==> flow/design.v <==
`timescale 1ns / 1ps
module bnn_core #(
    parameter  STRIDE = 1,
    parameter  IN_CHANNEL = 3,
    parameter  OUT_CHANNEL = 3,
    parameter  WEGT_WIDTH = 3,
    parameter  IN_DATA_WIDTH = 28,
    parameter  IN_DATA_1CH = IN_DATA_WIDTH ** 2,
    parameter  IN_DATA_SIZE = IN_DATA_1CH * IN_CHANNEL,
    parameter  WEGT_1CH = WEGT_WIDTH ** 2,
    parameter  WEGT_SIZE = WEGT_1CH * IN_CHANNEL,
    parameter  WEGTS_SIZE = OUT_CHANNEL * WEGT_SIZE,
    parameter  OUT_DATA_WIDTH = (IN_DATA_WIDTH - WEGT_WIDTH) / STRIDE +1,
    parameter  OUT_DATA_1CH = OUT_DATA_WIDTH ** 2,
    parameter  OUT_DATA_SIZE = OUT_CHANNEL * OUT_DATA_1CH,
    parameter  NUM_BUF = WEGT_WIDTH * IN_CHANNEL,
    parameter CORE_DELAY = 5
)(
	input	wire	                    clk,
	input	wire	                    reset_n,
    input   wire [WEGT_SIZE -1: 0]      i_weight,       
    input   wire [IN_DATA_WIDTH -1:0]   i_data,         
    input   wire                        i_valid,
    input   wire [CORE_DELAY - 1 : 0]   i_calc_valid,
	output  reg                         o_valid,
	output  reg  [OUT_DATA_WIDTH -1: 0] o_result        
    );
reg [1 : 0] core_channel_cnt;
always @(posedge clk or negedge reset_n) begin
    if(!reset_n) begin
        core_channel_cnt <= 0;
    end
    else if(i_valid) begin
        if(core_channel_cnt == 2) begin
            core_channel_cnt <= 0;
        end
        else begin
            core_channel_cnt <= core_channel_cnt + 1;
        end
    end
    else begin
        core_channel_cnt <= 0;
    end
end
integer i, j;
reg [IN_DATA_WIDTH - 1 : 0] r_input_mem_data [NUM_BUF - 1 : 0];
always @(posedge clk or negedge reset_n) begin
	if(!reset_n) begin
		for(i = 0; i < NUM_BUF; i = i + 1) begin
			r_input_mem_data[i] <= {IN_DATA_WIDTH{1'b0}};
		end
	end
	else if(i_valid && core_channel_cnt == 0) begin		 
		for(i = 0; i < IN_CHANNEL; i = i + 1) begin
			r_input_mem_data[i * WEGT_WIDTH] 	    <= r_input_mem_data[i * WEGT_WIDTH + 1];
			r_input_mem_data[i * WEGT_WIDTH + 1] 	<= r_input_mem_data[i * WEGT_WIDTH + 2];
		end
		r_input_mem_data[2] <= i_data;
		r_input_mem_data[5] <= 0;
		r_input_mem_data[8] <= 0;
	end
	else if(i_valid) begin
		r_input_mem_data[core_channel_cnt * WEGT_WIDTH + 2] <= i_data;
	end
end
reg [WEGT_SIZE - 1 : 0] r_weight;
always @(posedge clk or negedge reset_n) begin
    if(!reset_n) begin
        r_weight <= {WEGT_SIZE{1'b0}};
    end
    else if(i_valid) begin
        r_weight <= i_weight;
    end
end
wire [WEGT_SIZE - 1 : 0] sliced_input [OUT_DATA_WIDTH - 1 : 0];
genvar a,b,c;
generate
	for(a = 0; a < OUT_DATA_WIDTH; a = a + 1) begin
		for(b = 0; b < IN_CHANNEL; b = b + 1) begin
			for(c = 0; c < WEGT_WIDTH; c = c + 1) begin
				assign sliced_input[a][(WEGT_SIZE - 1) - b * WEGT_1CH - c * WEGT_WIDTH -: WEGT_WIDTH] 
				= r_input_mem_data[b * WEGT_WIDTH + c][(IN_DATA_WIDTH - 1) - a -: WEGT_WIDTH];
			end
		end
	end
endgenerate
reg [WEGT_SIZE - 1 : 0 ] r_sliced_input [OUT_DATA_WIDTH - 1 : 0];
always @(posedge clk or negedge reset_n) begin
	if(!reset_n) begin
		for(i = 0; i < OUT_DATA_WIDTH; i = i + 1) begin
			r_sliced_input[i] <= {WEGT_SIZE{1'b0}};
		end
	end
	else if(i_calc_valid[1]) begin
		for(i = 0; i < OUT_DATA_WIDTH; i = i + 1) begin
			r_sliced_input[i] <= sliced_input[i];
		end
	end
end
wire [WEGT_SIZE - 1 : 0] xnor_result [OUT_DATA_WIDTH - 1 : 0];
genvar d;
generate
	for(d = 0; d < OUT_DATA_WIDTH; d = d + 1) begin
		assign xnor_result[d] = ~ (r_sliced_input[d] ^ r_weight);
	end
endgenerate
reg [WEGT_SIZE - 1 : 0] r_xnor_result [OUT_DATA_WIDTH - 1 : 0];
always @(posedge clk or negedge reset_n) begin
	if(!reset_n) begin
		for(i = 0; i < OUT_DATA_WIDTH; i = i + 1) begin
			r_xnor_result[i] <= {WEGT_SIZE{1'b0}};
		end
	end
	else if(i_calc_valid[2]) begin
		for(i = 0; i < OUT_DATA_WIDTH; i = i + 1) begin
			r_xnor_result[i] <= xnor_result[i];
		end
	end
end
reg [4 : 0] popcnt_result [OUT_DATA_WIDTH - 1 : 0];
always @(*) begin
	for(i = 0; i < OUT_DATA_WIDTH; i = i + 1) begin
		popcnt_result[i] = 0;
		for(j = 0; j < WEGT_SIZE; j = j + 1) begin
			popcnt_result[i] = popcnt_result[i] + r_xnor_result[i][j];
		end
	end
end
reg [4 : 0] r_popcnt_result [OUT_DATA_WIDTH - 1 : 0];
always @(posedge clk or negedge reset_n) begin
	if(!reset_n) begin
		for(i = 0; i < OUT_DATA_WIDTH; i = i + 1) begin
			r_popcnt_result[i] <= {WEGT_SIZE{1'b0}};
		end
	end
	else if(i_calc_valid[3]) begin
		for(i = 0; i < OUT_DATA_WIDTH; i = i + 1) begin
			r_popcnt_result[i] <= popcnt_result[i];
		end
	end
end
wire [OUT_DATA_WIDTH - 1 : 0] result;
genvar e;
generate
	for(e = 0; e < OUT_DATA_WIDTH; e = e + 1) begin
		assign result[(OUT_DATA_WIDTH - 1) - e] = (r_popcnt_result[e] << 1) > WEGT_SIZE ? 1 : 0;
	end
endgenerate
always @(posedge clk or negedge reset_n) begin
	if(!reset_n) begin
		o_result <= {WEGT_SIZE{1'b0}};
	end
	else if(i_calc_valid[4]) begin
		o_result <= result;
	end
end
always @(posedge clk or negedge reset_n) begin
    if(!reset_n) begin
        o_valid <= 0;
    end
    else begin
        o_valid <= i_calc_valid[4];
    end
end
endmodule
`timescale 1ns / 1ps
module bnn_layer
#(
	parameter CNT_BIT = 31,
	parameter IN_MEM_DWIDTH = 28,
	parameter IN_MEM_AWIDTH = 7,
	parameter IN_MEM_DEPTH  = 84,
	parameter WEGT_MEM_DWIDTH = 27,
	parameter WEGT_MEM_AWIDTH = 2,
	parameter WEGT_MEM_DEPTH  = 3,
	parameter OUT_MEM_DWIDTH = 26,
	parameter OUT_MEM_AWIDTH = 5,
	parameter OUT_MEM_DEPTH  = 78,
    parameter  STRIDE = 1,
    parameter  IN_CHANNEL = 3,
    parameter  OUT_CHANNEL = 3,
    parameter  WEGT_WIDTH = 3,
    parameter  IN_DATA_WIDTH = 28,
    parameter  IN_DATA_1CH = IN_DATA_WIDTH ** 2,
    parameter  IN_DATA_SIZE = IN_DATA_1CH * IN_CHANNEL,  
    parameter  WEGT_1CH = WEGT_WIDTH ** 2,
    parameter  WEGT_SIZE = WEGT_1CH * IN_CHANNEL,
    parameter  WEGTS_SIZE = OUT_CHANNEL * WEGT_SIZE,
    parameter  OUT_DATA_WIDTH = (IN_DATA_WIDTH - WEGT_WIDTH) / STRIDE +1,
    parameter  OUT_DATA_1CH = OUT_DATA_WIDTH ** 2,
    parameter  OUT_DATA_SIZE = OUT_CHANNEL * OUT_DATA_1CH,
    parameter  NUM_BUF = WEGT_WIDTH * IN_CHANNEL,
    parameter  STATE_WIDTH = 3,
    parameter  CORE_DELAY = 5
)
(
    input 				        clk,
    input 				        reset_n,
	input 				        i_run,
	input  [CNT_BIT-1:0]	    i_num_cnt,
	output   			        o_idle,
	output   			        o_read,
	output                      o_write,
	output  			        o_done,
	output[IN_MEM_AWIDTH-1:0] 	addr_input,
	output 				        ce_input,
	output 				        we_input,
	input [IN_MEM_DWIDTH-1:0]   q_input,
	output[IN_MEM_DWIDTH-1:0] 	d_input,
	output[WEGT_MEM_AWIDTH-1:0] addr_weight,
	output 				        ce_weight,
	output 				        we_weight,
	input [WEGT_MEM_DWIDTH-1:0] q_weight,
	output[WEGT_MEM_DWIDTH-1:0] d_weight,
    output[OUT_MEM_AWIDTH-1:0] 	addr_output,
	output 				        ce_output,
	output 				        we_output,
	input [OUT_MEM_DWIDTH-1:0]  q_output,
	output[OUT_MEM_DWIDTH-1:0] 	d_output
    );
localparam S_IDLE	= 2'b00;
localparam S_RUN	= 2'b01;
localparam S_DONE  	= 2'b10;
reg [1:0] c_state_read;  
reg [1:0] n_state_read;  
reg [1:0] c_state_write;  
reg [1:0] n_state_write;  
wire      is_write_start;
wire      calc_valid;
wire      out_channel_end;
wire      wegt_read;
wire      result_valid;
wire	  is_write_done;
wire	  is_read_done;
always @(posedge clk or negedge reset_n) begin
    if(!reset_n) begin
		c_state_read <= S_IDLE;
    end else begin
		c_state_read <= n_state_read;
    end
end
always @(posedge clk or negedge reset_n) begin
    if(!reset_n) begin
		c_state_write <= S_IDLE;
    end else begin
		c_state_write <= n_state_write;
    end
end
always @(*) 
begin
	n_state_read = c_state_read;  
	case(c_state_read)
	S_IDLE	: if(i_run)
				n_state_read = S_RUN;
	S_RUN   : if(is_read_done)
				n_state_read = S_DONE;
	S_DONE	: n_state_read 	 = S_IDLE;
	endcase
end 
always @(*) 
begin
	n_state_write = c_state_write;  
	case(c_state_write)
	S_IDLE	: if(is_write_start)
				n_state_write = S_RUN;
	S_RUN   : if(is_write_done)
				n_state_write = S_DONE;
	S_DONE	: n_state_write   = S_IDLE;
	endcase
end 
assign o_idle 		= (c_state_read == S_IDLE) && (c_state_write == S_IDLE);
assign o_read 		= (c_state_read == S_RUN);
assign o_write 		= (c_state_write == S_RUN);
assign o_done 		= (c_state_write == S_DONE);  
reg [CNT_BIT-1:0] num_cnt;
reg [3:0] o_write_cnt;
always @(posedge clk or negedge reset_n) begin
    if(!reset_n) begin
        num_cnt <= 0;  
    end else if (i_run) begin
        num_cnt <= i_num_cnt;
	end else if (o_done) begin
		num_cnt <= 0;
	end
end
reg [1:0] in_channel_cnt;
always @(posedge clk or negedge reset_n) begin	 
	if(!reset_n) begin
		in_channel_cnt <= 1;
	end
	else if(in_channel_cnt >= 2) begin
		in_channel_cnt <= 0;
	end
	else if(o_read) begin
		in_channel_cnt <= in_channel_cnt + 1;
	end
end
reg [2 : 0] out_channel_cnt;
always @(posedge clk or negedge reset_n) begin
	if(!reset_n) begin
		out_channel_cnt <= 0;
	end
	else if(out_channel_end) begin
		out_channel_cnt <= out_channel_cnt + 1;
	end
	else if(out_channel_cnt == OUT_CHANNEL) begin
		out_channel_cnt <= 0;
	end
end
reg [IN_DATA_WIDTH - 1 : 0] row_cnt;
always @(posedge clk or negedge reset_n) begin	
	if(!reset_n) begin
		row_cnt <= 0;
	end
	else if(row_cnt >= IN_DATA_WIDTH) begin
		row_cnt <= 0;
	end
	else if(o_read && in_channel_cnt == 2) begin
		row_cnt <= row_cnt + 1;
	end
end
reg [CORE_DELAY - 1 : 0] r_calc_valid;
always @(posedge clk or negedge reset_n) begin
	if(!reset_n) begin
		r_calc_valid <= {CORE_DELAY{1'b0}};
	end
	else begin
		r_calc_valid <= {r_calc_valid[CORE_DELAY - 2 : 0],{calc_valid}};
	end
end
reg [CNT_BIT-1:0] addr_cnt_read_input;
reg [CNT_BIT-1:0] addr_cnt_read_weight; 
reg [CNT_BIT-1:0] addr_cnt_write;
assign is_read_done  = o_read  && (out_channel_cnt == OUT_CHANNEL - 1) && out_channel_end ;
assign is_write_done = o_write && (addr_cnt_write == OUT_MEM_DEPTH - 1) && (|r_calc_valid == 0);
assign calc_valid	= o_read && (in_channel_cnt == 0) && (row_cnt > 2);
assign out_channel_end = (addr_cnt_read_input == IN_MEM_DEPTH - 1); 
assign wegt_read    = o_read && (out_channel_cnt > 0) && (in_channel_cnt == 0) &&(row_cnt == 2);
always @(posedge clk or negedge reset_n) begin
    if(!reset_n) begin
        addr_cnt_read_input <= 0;  
    end else if (is_read_done | out_channel_end) begin
        addr_cnt_read_input <= 0; 
    end else if (o_read) begin
        addr_cnt_read_input <= IN_DATA_WIDTH * in_channel_cnt + row_cnt;
	end
end
always @(posedge clk or negedge reset_n) begin
    if(!reset_n) begin
        addr_cnt_read_weight <= 0;  
    end else if (is_read_done) begin
        addr_cnt_read_weight <= 0; 
    end else if (wegt_read) begin
        addr_cnt_read_weight <= addr_cnt_read_weight + 1;
	end
end
always @(posedge clk or negedge reset_n) begin
    if(!reset_n) begin
        addr_cnt_write <= 0;  
    end else if (is_write_done) begin
        addr_cnt_write <= 0; 
    end else if (o_write && result_valid ) begin
        addr_cnt_write <= addr_cnt_write + 1;
	end
end
reg  r_valid;
always @(posedge clk or negedge reset_n) begin
    if(!reset_n) begin
        r_valid <= {IN_MEM_DWIDTH{1'b0}};  
    end else begin
	    r_valid <= o_read;  
    end
end
assign addr_input 	= addr_cnt_read_input;
assign ce_input 	= o_read;
assign we_input 	= 1'b0;  
assign d_input		= {IN_MEM_DWIDTH{1'b0}};  
wire [IN_MEM_DWIDTH - 1 : 0]    input_mem_data;
assign input_mem_data = q_input;
assign addr_weight 	= addr_cnt_read_weight;
assign ce_weight 	= o_read;    
assign we_weight 	= 1'b0;  
assign d_weight		= {IN_MEM_DWIDTH{1'b0}};  
wire [WEGT_MEM_DWIDTH - 1:0] 	weight_mem_data;
assign weight_mem_data = q_weight; 
wire [OUT_MEM_DWIDTH-1:0] w_result;
bnn_core #(
.WEGT_WIDTH     (WEGT_WIDTH),
.IN_DATA_WIDTH  (IN_DATA_WIDTH),
.STRIDE         (STRIDE),
.IN_CHANNEL     (IN_CHANNEL),
.OUT_CHANNEL    (OUT_CHANNEL)
) u_bnn_core (
.clk            (clk),
.reset_n        (reset_n),
.i_weight       (weight_mem_data),
.i_data         (input_mem_data),
.i_valid	    (r_valid),
.i_calc_valid   (r_calc_valid),
.o_valid        (result_valid),
.o_result       (w_result)
);
assign is_write_start = r_calc_valid[4];
assign addr_output 	= addr_cnt_write;
assign ce_output 	= o_write && result_valid;
assign we_output 	= o_write;
assign d_output		= w_result;
endmodule
module bnn_layer0 (
    input  wire        clk,
    input  wire        reset_n,
    input  wire        i_run,
    output wire        o_idle,
    output wire        o_done,
    output wire [6:0]  addr_input,
    output wire        ce_input,
    input  wire [27:0] q_input,
    output wire [1:0]  addr_weight,
    output wire        ce_weight,
    input  wire [26:0] q_weight,
    output wire [6:0]  addr_output,
    output wire        we_output,
    output wire [25:0] d_output
);
wire        w_read, w_write;
wire        w_we_input, w_we_weight, w_ce_output, w_we_output;
wire [27:0] w_d_input;
wire [26:0] w_d_weight;
bnn_layer #(
    .CNT_BIT         (31),
    .IN_MEM_DWIDTH   (28),
    .IN_MEM_AWIDTH   (7),
    .IN_MEM_DEPTH    (84),
    .WEGT_MEM_DWIDTH (27),
    .WEGT_MEM_AWIDTH (2),
    .WEGT_MEM_DEPTH  (3),
    .OUT_MEM_DWIDTH  (26),
    .OUT_MEM_AWIDTH  (7),
    .OUT_MEM_DEPTH   (78),
    .WEGT_WIDTH      (3),
    .IN_DATA_WIDTH   (28),
    .STRIDE          (1),
    .IN_CHANNEL      (3),
    .OUT_CHANNEL     (3)
) u_bnn_layer (
    .clk         (clk),
    .reset_n     (reset_n),
    .i_run       (i_run),
    .i_num_cnt   (31'd84),
    .o_idle      (o_idle),
    .o_read      (w_read),
    .o_write     (w_write),
    .o_done      (o_done),
    .addr_input  (addr_input),
    .ce_input    (ce_input),
    .we_input    (w_we_input),
    .q_input     (q_input),
    .d_input     (w_d_input),
    .addr_weight (addr_weight),
    .ce_weight   (ce_weight),
    .we_weight   (w_we_weight),
    .q_weight    (q_weight),
    .d_weight    (w_d_weight),
    .addr_output (addr_output),
    .ce_output   (w_ce_output),
    .we_output   (w_we_output),
    .q_output    (26'd0),
    .d_output    (d_output)
);
assign we_output = w_ce_output & w_we_output;
endmodule
Subject: tool reports on bnn_layer0

Hi,

## From RTL to reports: bnn_layer0

Each step is given for the RTL above and for the edited RTL.
"unedited" refers to lines of the RTL above, "edited" to lines of the edited file.
"change" is "edited" less "unedited", of the values as shown; "rel. change" is that difference over "unedited", in percent.
The mark - stands for no value.

| set-up | value |
|---|---|
| top module | bnn_layer0 |
| clock input | clk |
| cell library | sky130hd |
| library corner | tt_025C_1v80 |

## Edit of the RTL

The edit as a unified diff against the file above.
A script made this edit. It changes what the design does and was not meant as an optimisation.

```diff
@@ -155,12 +155,5 @@
 	end
 end
-always @(posedge clk or negedge reset_n) begin
-    if(!reset_n) begin
-        o_valid <= 0;
-    end
-    else begin
-        o_valid <= i_calc_valid[4];
-    end
-end
+always @(*) o_valid = i_calc_valid[4];
 endmodule
 `timescale 1ns / 1ps
```

## Elaborated design

Yosys after proc, flatten, opt, wreduce and memory -nomap, before mapping. Print and check cells are not counted. Equal cells are merged and count once.

Storage and ports:

| what | unedited | edited | change | rel. change (%) |
|---|---|---|---|---|
| bits in registers | 1978 | 1977 | -1 | -0.05 |
| output and inout bits | 47 | 47 | 0 | 0.00 |

Cells by class:

| what | unedited | edited | change | rel. change (%) |
|---|---|---|---|---|
| add/sub/neg operators | 684 | 684 | 0 | 0.00 |
| multiply operators | 2 | 2 | 0 | 0.00 |
| magnitude comparators | 30 | 30 | 0 | 0.00 |
| equal/unequal tests | 23 | 23 | 0 | 0.00 |
| muxes and demuxes | 73 | 73 | 0 | 0.00 |
| bitwise operators | 54 | 54 | 0 | 0.00 |
| reductions and logical operators | 49 | 49 | 0 | 0.00 |

Operators with widths:

| operator | unedited | edited | change | rel. change (%) |
|---|---|---|---|---|
| adder 5 x 1 -> 5 bit | 572 | 572 | 0 | 0.00 |
| 2-to-1 mux 28 bit | 29 | 29 | 0 | 0.00 |
| adder 1 x 1 -> 2 bit | 26 | 26 | 0 | 0.00 |
| adder 2 x 1 -> 3 bit | 26 | 26 | 0 | 0.00 |
| adder 3 x 1 -> 4 bit | 26 | 26 | 0 | 0.00 |
| adder 4 x 1 -> 5 bit | 26 | 26 | 0 | 0.00 |
| > comparator 6 x 5 -> 1 bit (second input constant) | 26 | 26 | 0 | 0.00 |
| 2-to-1 mux 1 bit | 26 | 26 | 0 | 0.00 |
| inverter 27 bit | 26 | 26 | 0 | 0.00 |
| bitwise XOR 27 bit | 26 | 26 | 0 | 0.00 |
| nonzero test 2 bit | 16 | 16 | 0 | 0.00 |
| logical AND 1 bit | 13 | 13 | 0 | 0.00 |
| AND reduction 2 bit | 9 | 9 | 0 | 0.00 |
| 2-to-1 mux 2 bit | 8 | 8 | 0 | 0.00 |
| 2-to-1 mux 31 bit | 6 | 6 | 0 | 0.00 |
| equality test 2 bit (second input constant) | 4 | 4 | 0 | 0.00 |
| equality test 4 x 3 -> 1 bit (second input constant) | 4 | 4 | 0 | 0.00 |
| logical NOT 2 bit | 4 | 4 | 0 | 0.00 |
| inequality test 2 bit (second input constant) | 3 | 3 | 0 | 0.00 |
| adder 2 x 1 -> 2 bit (second input constant) | 2 | 2 | 0 | 0.00 |
| adder 31 x 1 -> 31 bit (second input constant) | 2 | 2 | 0 | 0.00 |
| equality test 2 x 1 -> 1 bit (second input constant) | 2 | 2 | 0 | 0.00 |
| equality test 3 x 2 -> 1 bit (second input constant) | 2 | 2 | 0 | 0.00 |
| equality test 31 x 7 -> 1 bit (second input constant) | 2 | 2 | 0 | 0.00 |
| equality test 4 x 2 -> 1 bit (second input constant) | 2 | 2 | 0 | 0.00 |
| 2-to-1 mux 3 bit | 2 | 2 | 0 | 0.00 |
| case mux 2 bit (select 3 bit) | 2 | 2 | 0 | 0.00 |
| AND reduction 3 bit | 2 | 2 | 0 | 0.00 |

The list need not be complete.

## Logic depth

Depth = most cells in a row (Yosys ltp): at word level without a register or memory, in the mapped netlist without a sequential cell, where the memories' decode and read muxes count.

Logic depth:

| what | unedited | edited | change | rel. change (%) |
|---|---|---|---|---|
| depth after elaboration | 26 | 26 | 0 | 0.00 |
| ABC_AREA | 0 | 0 | - | - |
| mapped depth | 18 | 18 | 0 | 0.00 |
| gate-level depth less buffers | 18 | 18 | 0 | 0.00 |

## Mapped cells and area

Source: synth_stat.txt of the flow (Yosys; design flattened, memories mapped). It holds for the ABC_AREA given above (unset counts as 0); a run with the other value may have another netlist.

Cell types:

| cell | unedited | edited | change | rel. change (%) |
|---|---|---|---|---|
| sky130_fd_sc_hd__buf_2 | 75 | 46 | -29 | -38.67 |
| sky130_fd_sc_hd__buf_1 | 32 | 59 | +27 | +84.38 |
| sky130_fd_sc_hd__xnor2_1 | 808 | 814 | +6 | +0.74 |
| sky130_fd_sc_hd__nor2_1 | 94 | 88 | -6 | -6.38 |
| sky130_fd_sc_hd__xor2_1 | 24 | 18 | -6 | -25.00 |
| sky130_fd_sc_hd__inv_1 | 942 | 946 | +4 | +0.42 |
| sky130_fd_sc_hd__nand2_1 | 539 | 543 | +4 | +0.74 |
| sky130_fd_sc_hd__nor4_1 | 17 | 21 | +4 | +23.53 |
| sky130_fd_sc_hd__nand3_1 | 24 | 21 | -3 | -12.50 |
| sky130_fd_sc_hd__and4_1 | 3 | 6 | +3 | +100.00 |
| sky130_fd_sc_hd__nor3b_1 | 0 | 3 | +3 | - |
| sky130_fd_sc_hd__o21ai_0 | 464 | 466 | +2 | +0.43 |
| sky130_fd_sc_hd__clkbuf_1 | 200 | 202 | +2 | +1.00 |
| sky130_fd_sc_hd__a21oi_1 | 114 | 116 | +2 | +1.75 |
| sky130_fd_sc_hd__and3_1 | 8 | 6 | -2 | -25.00 |
| sky130_fd_sc_hd__o2111ai_1 | 6 | 4 | -2 | -33.33 |
| sky130_fd_sc_hd__or3_1 | 4 | 6 | +2 | +50.00 |
| sky130_fd_sc_hd__nor2b_1 | 3 | 5 | +2 | +66.67 |

The list need not be complete.

Synthesis totals:

| what | unedited | edited | change | rel. change (%) |
|---|---|---|---|---|
| mapped cells | 6621 | 6624 | +3 | +0.05 |
| synthesis area (um^2) | 78427.7 | 78346.4 | -81.3 | -0.10 |
| area of sequential cells (um^2) | 36864.1 | 36839.1 | -25.0 | -0.07 |
| mapped flip-flops | 1473 | 1472 | -1 | -0.07 |

The figures by module come from a second, unflattened synthesis with its own total; it is not the netlist above.

Unflattened totals:

| what | unedited | edited | change | rel. change (%) |
|---|---|---|---|---|
| cells (unflattened synthesis) | 7003 | 7003 | 0 | 0.00 |
| area (unflattened synthesis) (um^2) | 80744.9 | 80338.3 | -406.6 | -0.50 |

Each row is one instance without its submodules.

Modules, unedited:

| module | instances | cells | area (um^2) | sequential area (um^2) |
|---|---|---|---|---|
| bnn_core | 1 | 6454 | 75049.5 | 34182.8 |
| bnn_layer | 1 | 546 | 5681.7 | 2681.3 |
| bnn_layer0 | 1 | 3 | 13.8 | 0.0 |

Modules, edited:

| module | instances | cells | area (um^2) | sequential area (um^2) |
|---|---|---|---|---|
| bnn_core | 1 | 6454 | 74642.8 | 34157.8 |
| bnn_layer | 1 | 546 | 5681.7 | 2681.3 |
| bnn_layer0 | 1 | 3 | 13.8 | 0.0 |

## Path before layout

OpenSTA on the mapped netlist: ideal clock, no wires. The path of least setup slack (recovery checks aside). Input and output delay are each 20% of the period. Register names are those of the netlist, which keeps one name where synthesis merged equal registers.

Path after synthesis:

| what | unedited | edited | change | rel. change (%) |
|---|---|---|---|---|
| path type | flip-flop to flip-flop | flip-flop to flip-flop | - | - |
| start | reg u_bnn_layer.u_bnn_core.r_xnor_result[7][17] | reg u_bnn_layer.u_bnn_core.r_xnor_result[7][17] | - | - |
| end | reg u_bnn_layer.u_bnn_core.r_popcnt_result[7][4] | reg u_bnn_layer.u_bnn_core.r_popcnt_result[7][4] | - | - |
| period (ns) | 6.0 | 6.0 | 0.0 | 0.00 |
| setup time (ns) | 0.125 | 0.125 | 0.000 | - |
| arrival (ns) | 5.006 | 5.006 | 0.000 | 0.00 |
| data required time (ns) | 5.875 | 5.875 | 0.000 | 0.00 |
| slack (ns) | 0.870 | 0.870 | 0.000 | - |
| delay of the path (ns) | 5.131 | 5.131 | 0.000 | 0.00 |
| stages on the path | 19 | 19 | 0 | 0.00 |
| synthesis period reached (ns) | 5.13 | 5.13 | 0.00 | 0.00 |

"delay of the path" is the arrival time less input delay plus setup time.
"stages on the path" counts driving pins, that of a launching flip-flop among them; a cell with two outputs on the path counts twice.
"synthesis period reached" = period - worst setup slack (recovery checks aside). The figure is calculated, with input and output delays left at 20% of the set period.
The rows between start and end are the longest chain of elaborated cells between them; the timing report does not say that the signal goes this way. Where chains are equally long, one stands for them.
A line is the first line of the expression or statement that the cell stems from. Yosys adds cells for indexed reads and writes and turns some case tables into memories.

| on the way, after synthesis, unedited | value |
|---|---|
| path through | sky130_fd_sc_hd__dfrtp_1 -> sky130_fd_sc_hd__fa_1 -> sky130_fd_sc_hd__inv_1 -> sky130_fd_sc_hd__fa_1 -> sky130_fd_sc_hd__inv_1 -> sky130_fd_sc_hd__fa_1 -> sky130_fd_sc_hd__inv_1 -> sky130_fd_sc_hd__fa_1 -> sky130_fd_sc_hd__fa_1 -> sky130_fd_sc_hd__fa_1 -> sky130_fd_sc_hd__inv_1 -> sky130_fd_sc_hd__ha_1 -> sky130_fd_sc_hd__a21oi_1 -> sky130_fd_sc_hd__fa_1 -> sky130_fd_sc_hd__inv_1 -> sky130_fd_sc_hd__a21o_1 -> sky130_fd_sc_hd__a21oi_1 -> sky130_fd_sc_hd__xnor2_1 -> sky130_fd_sc_hd__mux2_2 |
| cells in the longest elaborated chain | 10 |
| elaborated cells between the ends (all ways) | 10 |
| RTL lines with such cells | 1 |

Ends and longest elaborated chain, after synthesis, unedited:

| what | RTL line | RTL |
|---|---|---|
| from (decl) | 107 | `reg [WEGT_SIZE - 1 : 0] r_xnor_result [OUT_DATA_WIDTH - 1 : 0];` |
| from (assign) | 111 | `r_xnor_result[i] <= {WEGT_SIZE{1'b0}};` |
| from (assign) | 116 | `r_xnor_result[i] <= xnor_result[i];` |
| adder 5 x 1 -> 5 bit x10 | 125 | `popcnt_result[i] = popcnt_result[i] + r_xnor_result[i][j];` |
| to (assign) | 133 | `r_popcnt_result[i] <= {WEGT_SIZE{1'b0}};` |
| to (assign) | 138 | `r_popcnt_result[i] <= popcnt_result[i];` |
| to (decl) | 129 | `reg [4 : 0] r_popcnt_result [OUT_DATA_WIDTH - 1 : 0];` |

| on the way, after synthesis, edited | value |
|---|---|
| path through | sky130_fd_sc_hd__dfrtp_1 -> sky130_fd_sc_hd__fa_1 -> sky130_fd_sc_hd__inv_1 -> sky130_fd_sc_hd__fa_1 -> sky130_fd_sc_hd__inv_1 -> sky130_fd_sc_hd__fa_1 -> sky130_fd_sc_hd__inv_1 -> sky130_fd_sc_hd__fa_1 -> sky130_fd_sc_hd__fa_1 -> sky130_fd_sc_hd__fa_1 -> sky130_fd_sc_hd__inv_1 -> sky130_fd_sc_hd__ha_1 -> sky130_fd_sc_hd__a21oi_1 -> sky130_fd_sc_hd__fa_1 -> sky130_fd_sc_hd__inv_1 -> sky130_fd_sc_hd__a21o_1 -> sky130_fd_sc_hd__a21oi_1 -> sky130_fd_sc_hd__xnor2_1 -> sky130_fd_sc_hd__mux2_2 |
| cells in the longest elaborated chain | 10 |
| elaborated cells between the ends (all ways) | 10 |
| RTL lines with such cells | 1 |

Ends and longest elaborated chain, after synthesis, edited:

| what | RTL line | RTL |
|---|---|---|
| from (decl) | 107 | `reg [WEGT_SIZE - 1 : 0] r_xnor_result [OUT_DATA_WIDTH - 1 : 0];` |
| from (assign) | 111 | `r_xnor_result[i] <= {WEGT_SIZE{1'b0}};` |
| from (assign) | 116 | `r_xnor_result[i] <= xnor_result[i];` |
| adder 5 x 1 -> 5 bit x10 | 125 | `popcnt_result[i] = popcnt_result[i] + r_xnor_result[i][j];` |
| to (assign) | 133 | `r_popcnt_result[i] <= {WEGT_SIZE{1'b0}};` |
| to (assign) | 138 | `r_popcnt_result[i] <= popcnt_result[i];` |
| to (decl) | 129 | `reg [4 : 0] r_popcnt_result [OUT_DATA_WIDTH - 1 : 0];` |

## Worst path after layout

Path of least setup slack in the final report of the runs of pair 1 (OpenROAD, finished layout, wires in). Where an end is a register, its clock arrival counts in the times.

Path after layout:

| what | unedited | edited | change | rel. change (%) |
|---|---|---|---|---|
| path type | flip-flop to flip-flop | flip-flop to flip-flop | - | - |
| start | reg u_bnn_layer.u_bnn_core.r_xnor_result[14][17] | reg u_bnn_layer.u_bnn_core.r_xnor_result[7][17] | - | - |
| end | reg u_bnn_layer.u_bnn_core.r_popcnt_result[14][4] | reg u_bnn_layer.u_bnn_core.r_popcnt_result[7][4] | - | - |
| period (ns) | 5.44 | 5.44 | 0.00 | 0.00 |
| setup time (ns) | 0.11 | 0.11 | 0.00 | - |
| arrival (ns) | 5.87 | 5.88 | +0.01 | +0.17 |
| data required time (ns) | 6.14 | 6.11 | -0.03 | -0.49 |
| slack (ns) | 0.26 | 0.23 | -0.03 | - |
| stages on the path | 18 | 19 | +1 | +5.56 |

The rows between start and end are the longest chain of elaborated cells between them; the timing report does not say that the signal goes this way. Where chains are equally long, one stands for them.

| on the way, after layout, unedited | value |
|---|---|
| path through | sky130_fd_sc_hd__dfrtp_1 -> sky130_fd_sc_hd__fa_1 -> sky130_fd_sc_hd__inv_1 -> sky130_fd_sc_hd__fa_1 -> sky130_fd_sc_hd__inv_1 -> sky130_fd_sc_hd__fa_1 -> sky130_fd_sc_hd__inv_1 -> sky130_fd_sc_hd__fa_1 -> sky130_fd_sc_hd__fa_1 -> sky130_fd_sc_hd__fa_1 -> sky130_fd_sc_hd__inv_1 -> sky130_fd_sc_hd__ha_1 -> sky130_fd_sc_hd__a21o_1 -> sky130_fd_sc_hd__fa_1 -> sky130_fd_sc_hd__a21o_1 -> sky130_fd_sc_hd__a21oi_1 -> sky130_fd_sc_hd__xnor2_1 -> sky130_fd_sc_hd__mux2_2 |
| cells in the longest elaborated chain | 10 |
| elaborated cells between the ends (all ways) | 10 |
| RTL lines with such cells | 1 |

Ends and longest elaborated chain, after layout, unedited:

| what | RTL line | RTL |
|---|---|---|
| from (decl) | 107 | `reg [WEGT_SIZE - 1 : 0] r_xnor_result [OUT_DATA_WIDTH - 1 : 0];` |
| from (assign) | 111 | `r_xnor_result[i] <= {WEGT_SIZE{1'b0}};` |
| from (assign) | 116 | `r_xnor_result[i] <= xnor_result[i];` |
| adder 5 x 1 -> 5 bit x10 | 125 | `popcnt_result[i] = popcnt_result[i] + r_xnor_result[i][j];` |
| to (assign) | 133 | `r_popcnt_result[i] <= {WEGT_SIZE{1'b0}};` |
| to (assign) | 138 | `r_popcnt_result[i] <= popcnt_result[i];` |
| to (decl) | 129 | `reg [4 : 0] r_popcnt_result [OUT_DATA_WIDTH - 1 : 0];` |

| on the way, after layout, edited | value |
|---|---|
| path through | sky130_fd_sc_hd__dfrtp_1 -> sky130_fd_sc_hd__fa_1 -> sky130_fd_sc_hd__inv_1 -> sky130_fd_sc_hd__fa_1 -> sky130_fd_sc_hd__inv_1 -> sky130_fd_sc_hd__fa_1 -> sky130_fd_sc_hd__inv_1 -> sky130_fd_sc_hd__fa_1 -> sky130_fd_sc_hd__fa_1 -> sky130_fd_sc_hd__fa_1 -> sky130_fd_sc_hd__inv_1 -> sky130_fd_sc_hd__ha_1 -> sky130_fd_sc_hd__a21oi_2 -> sky130_fd_sc_hd__fa_2 -> sky130_fd_sc_hd__inv_1 -> sky130_fd_sc_hd__a21o_1 -> sky130_fd_sc_hd__a21oi_2 -> sky130_fd_sc_hd__xnor2_1 -> sky130_fd_sc_hd__mux2_2 |
| cells in the longest elaborated chain | 10 |
| elaborated cells between the ends (all ways) | 10 |
| RTL lines with such cells | 1 |

Ends and longest elaborated chain, after layout, edited:

| what | RTL line | RTL |
|---|---|---|
| from (decl) | 107 | `reg [WEGT_SIZE - 1 : 0] r_xnor_result [OUT_DATA_WIDTH - 1 : 0];` |
| from (assign) | 111 | `r_xnor_result[i] <= {WEGT_SIZE{1'b0}};` |
| from (assign) | 116 | `r_xnor_result[i] <= xnor_result[i];` |
| adder 5 x 1 -> 5 bit x10 | 125 | `popcnt_result[i] = popcnt_result[i] + r_xnor_result[i][j];` |
| to (assign) | 133 | `r_popcnt_result[i] <= {WEGT_SIZE{1'b0}};` |
| to (assign) | 138 | `r_popcnt_result[i] <= popcnt_result[i];` |
| to (decl) | 129 | `reg [4 : 0] r_popcnt_result [OUT_DATA_WIDTH - 1 : 0];` |

## Flow runs

Both versions went through the flow (Yosys, OpenROAD) with the same settings in each pair. Constraints: input delay and output delay 20% of the set period each, output load 0.01 pF.

| settings, pair 1 | value |
|---|---|
| CORE_UTILIZATION | 40 |
| PLACE_DENSITY | 0.6 |
| period_ns | 5.44 |
| CAP_MARGIN | 20 |
| CORE_MARGIN | 2 |
| SLEW_MARGIN | 20 |

Final reports, pair 1:

| what | unedited | edited | change | rel. change (%) |
|---|---|---|---|---|
| synthesis area (um^2) | 78427.7 | 78346.4 | -81.3 | -0.10 |
| full die area (um^2) | 199626.0 | 199420.0 | -206.0 | -0.10 |
| std-cell area (final layout) (um^2) | 88122.0 | 87859.3 | -262.7 | -0.30 |
| utilization in the final report (%) | 45.2 | 45.1 | -0.1 | - |
| smallest setup slack (ns) | 0.263 | 0.226 | -0.037 | - |
| total negative setup slack (ns) | 0.000 | 0.000 | 0.000 | - |
| overall power (W) | 0.023077 | 0.022681 | -0.000396 | -1.72 |
| achieved clock period (ns) | 5.177 | 5.214 | +0.037 | +0.71 |

| settings, pair 2 | value |
|---|---|
| ABC_AREA | 1 |
| CAP_MARGIN | 15 |
| CELL_PAD_IN_SITES_DETAIL_PLACEMENT | 0 |
| CELL_PAD_IN_SITES_GLOBAL_PLACEMENT | 1 |
| CORE_MARGIN | 10 |
| CORE_UTILIZATION | 32 |
| CTS_CLUSTER_SIZE | 31 |
| GPL_ROUTABILITY_DRIVEN | 0 |
| GPL_TIMING_DRIVEN | 0 |
| MAX_ROUTING_LAYER | met4 |
| PLACE_DENSITY_LB_ADDON | 0.22 |
| SETUP_SLACK_MARGIN | 0.04 |
| period_ns | 4.31 |
| SLEW_MARGIN | 20 |

Final reports, pair 2:

| what | unedited | edited | change | rel. change (%) |
|---|---|---|---|---|
| synthesis area (um^2) | 79765.3 | 79495.0 | -270.3 | -0.34 |
| full die area (um^2) | 269636.0 | 268759.0 | -877.0 | -0.33 |
| std-cell area (final layout) (um^2) | 94715.8 | 93085.5 | -1630.3 | -1.72 |
| utilization in the final report (%) | 38.1 | 37.7 | -0.4 | - |
| smallest setup slack (ns) | -1.052 | -1.303 | -0.251 | - |
| total negative setup slack (ns) | -54.912 | -63.836 | -8.924 | - |
| smallest hold slack (ns) | 0.369 | 0.382 | +0.013 | - |
| achieved clock period (ns) | 5.362 | 5.613 | +0.251 | +4.68 |

"achieved clock period" = clock period - worst setup slack. The figure is calculated, with input and output delays left at 20% of the set period.
"overall power" is the tool's figure for a default switching activity; nothing was simulated.

Regards
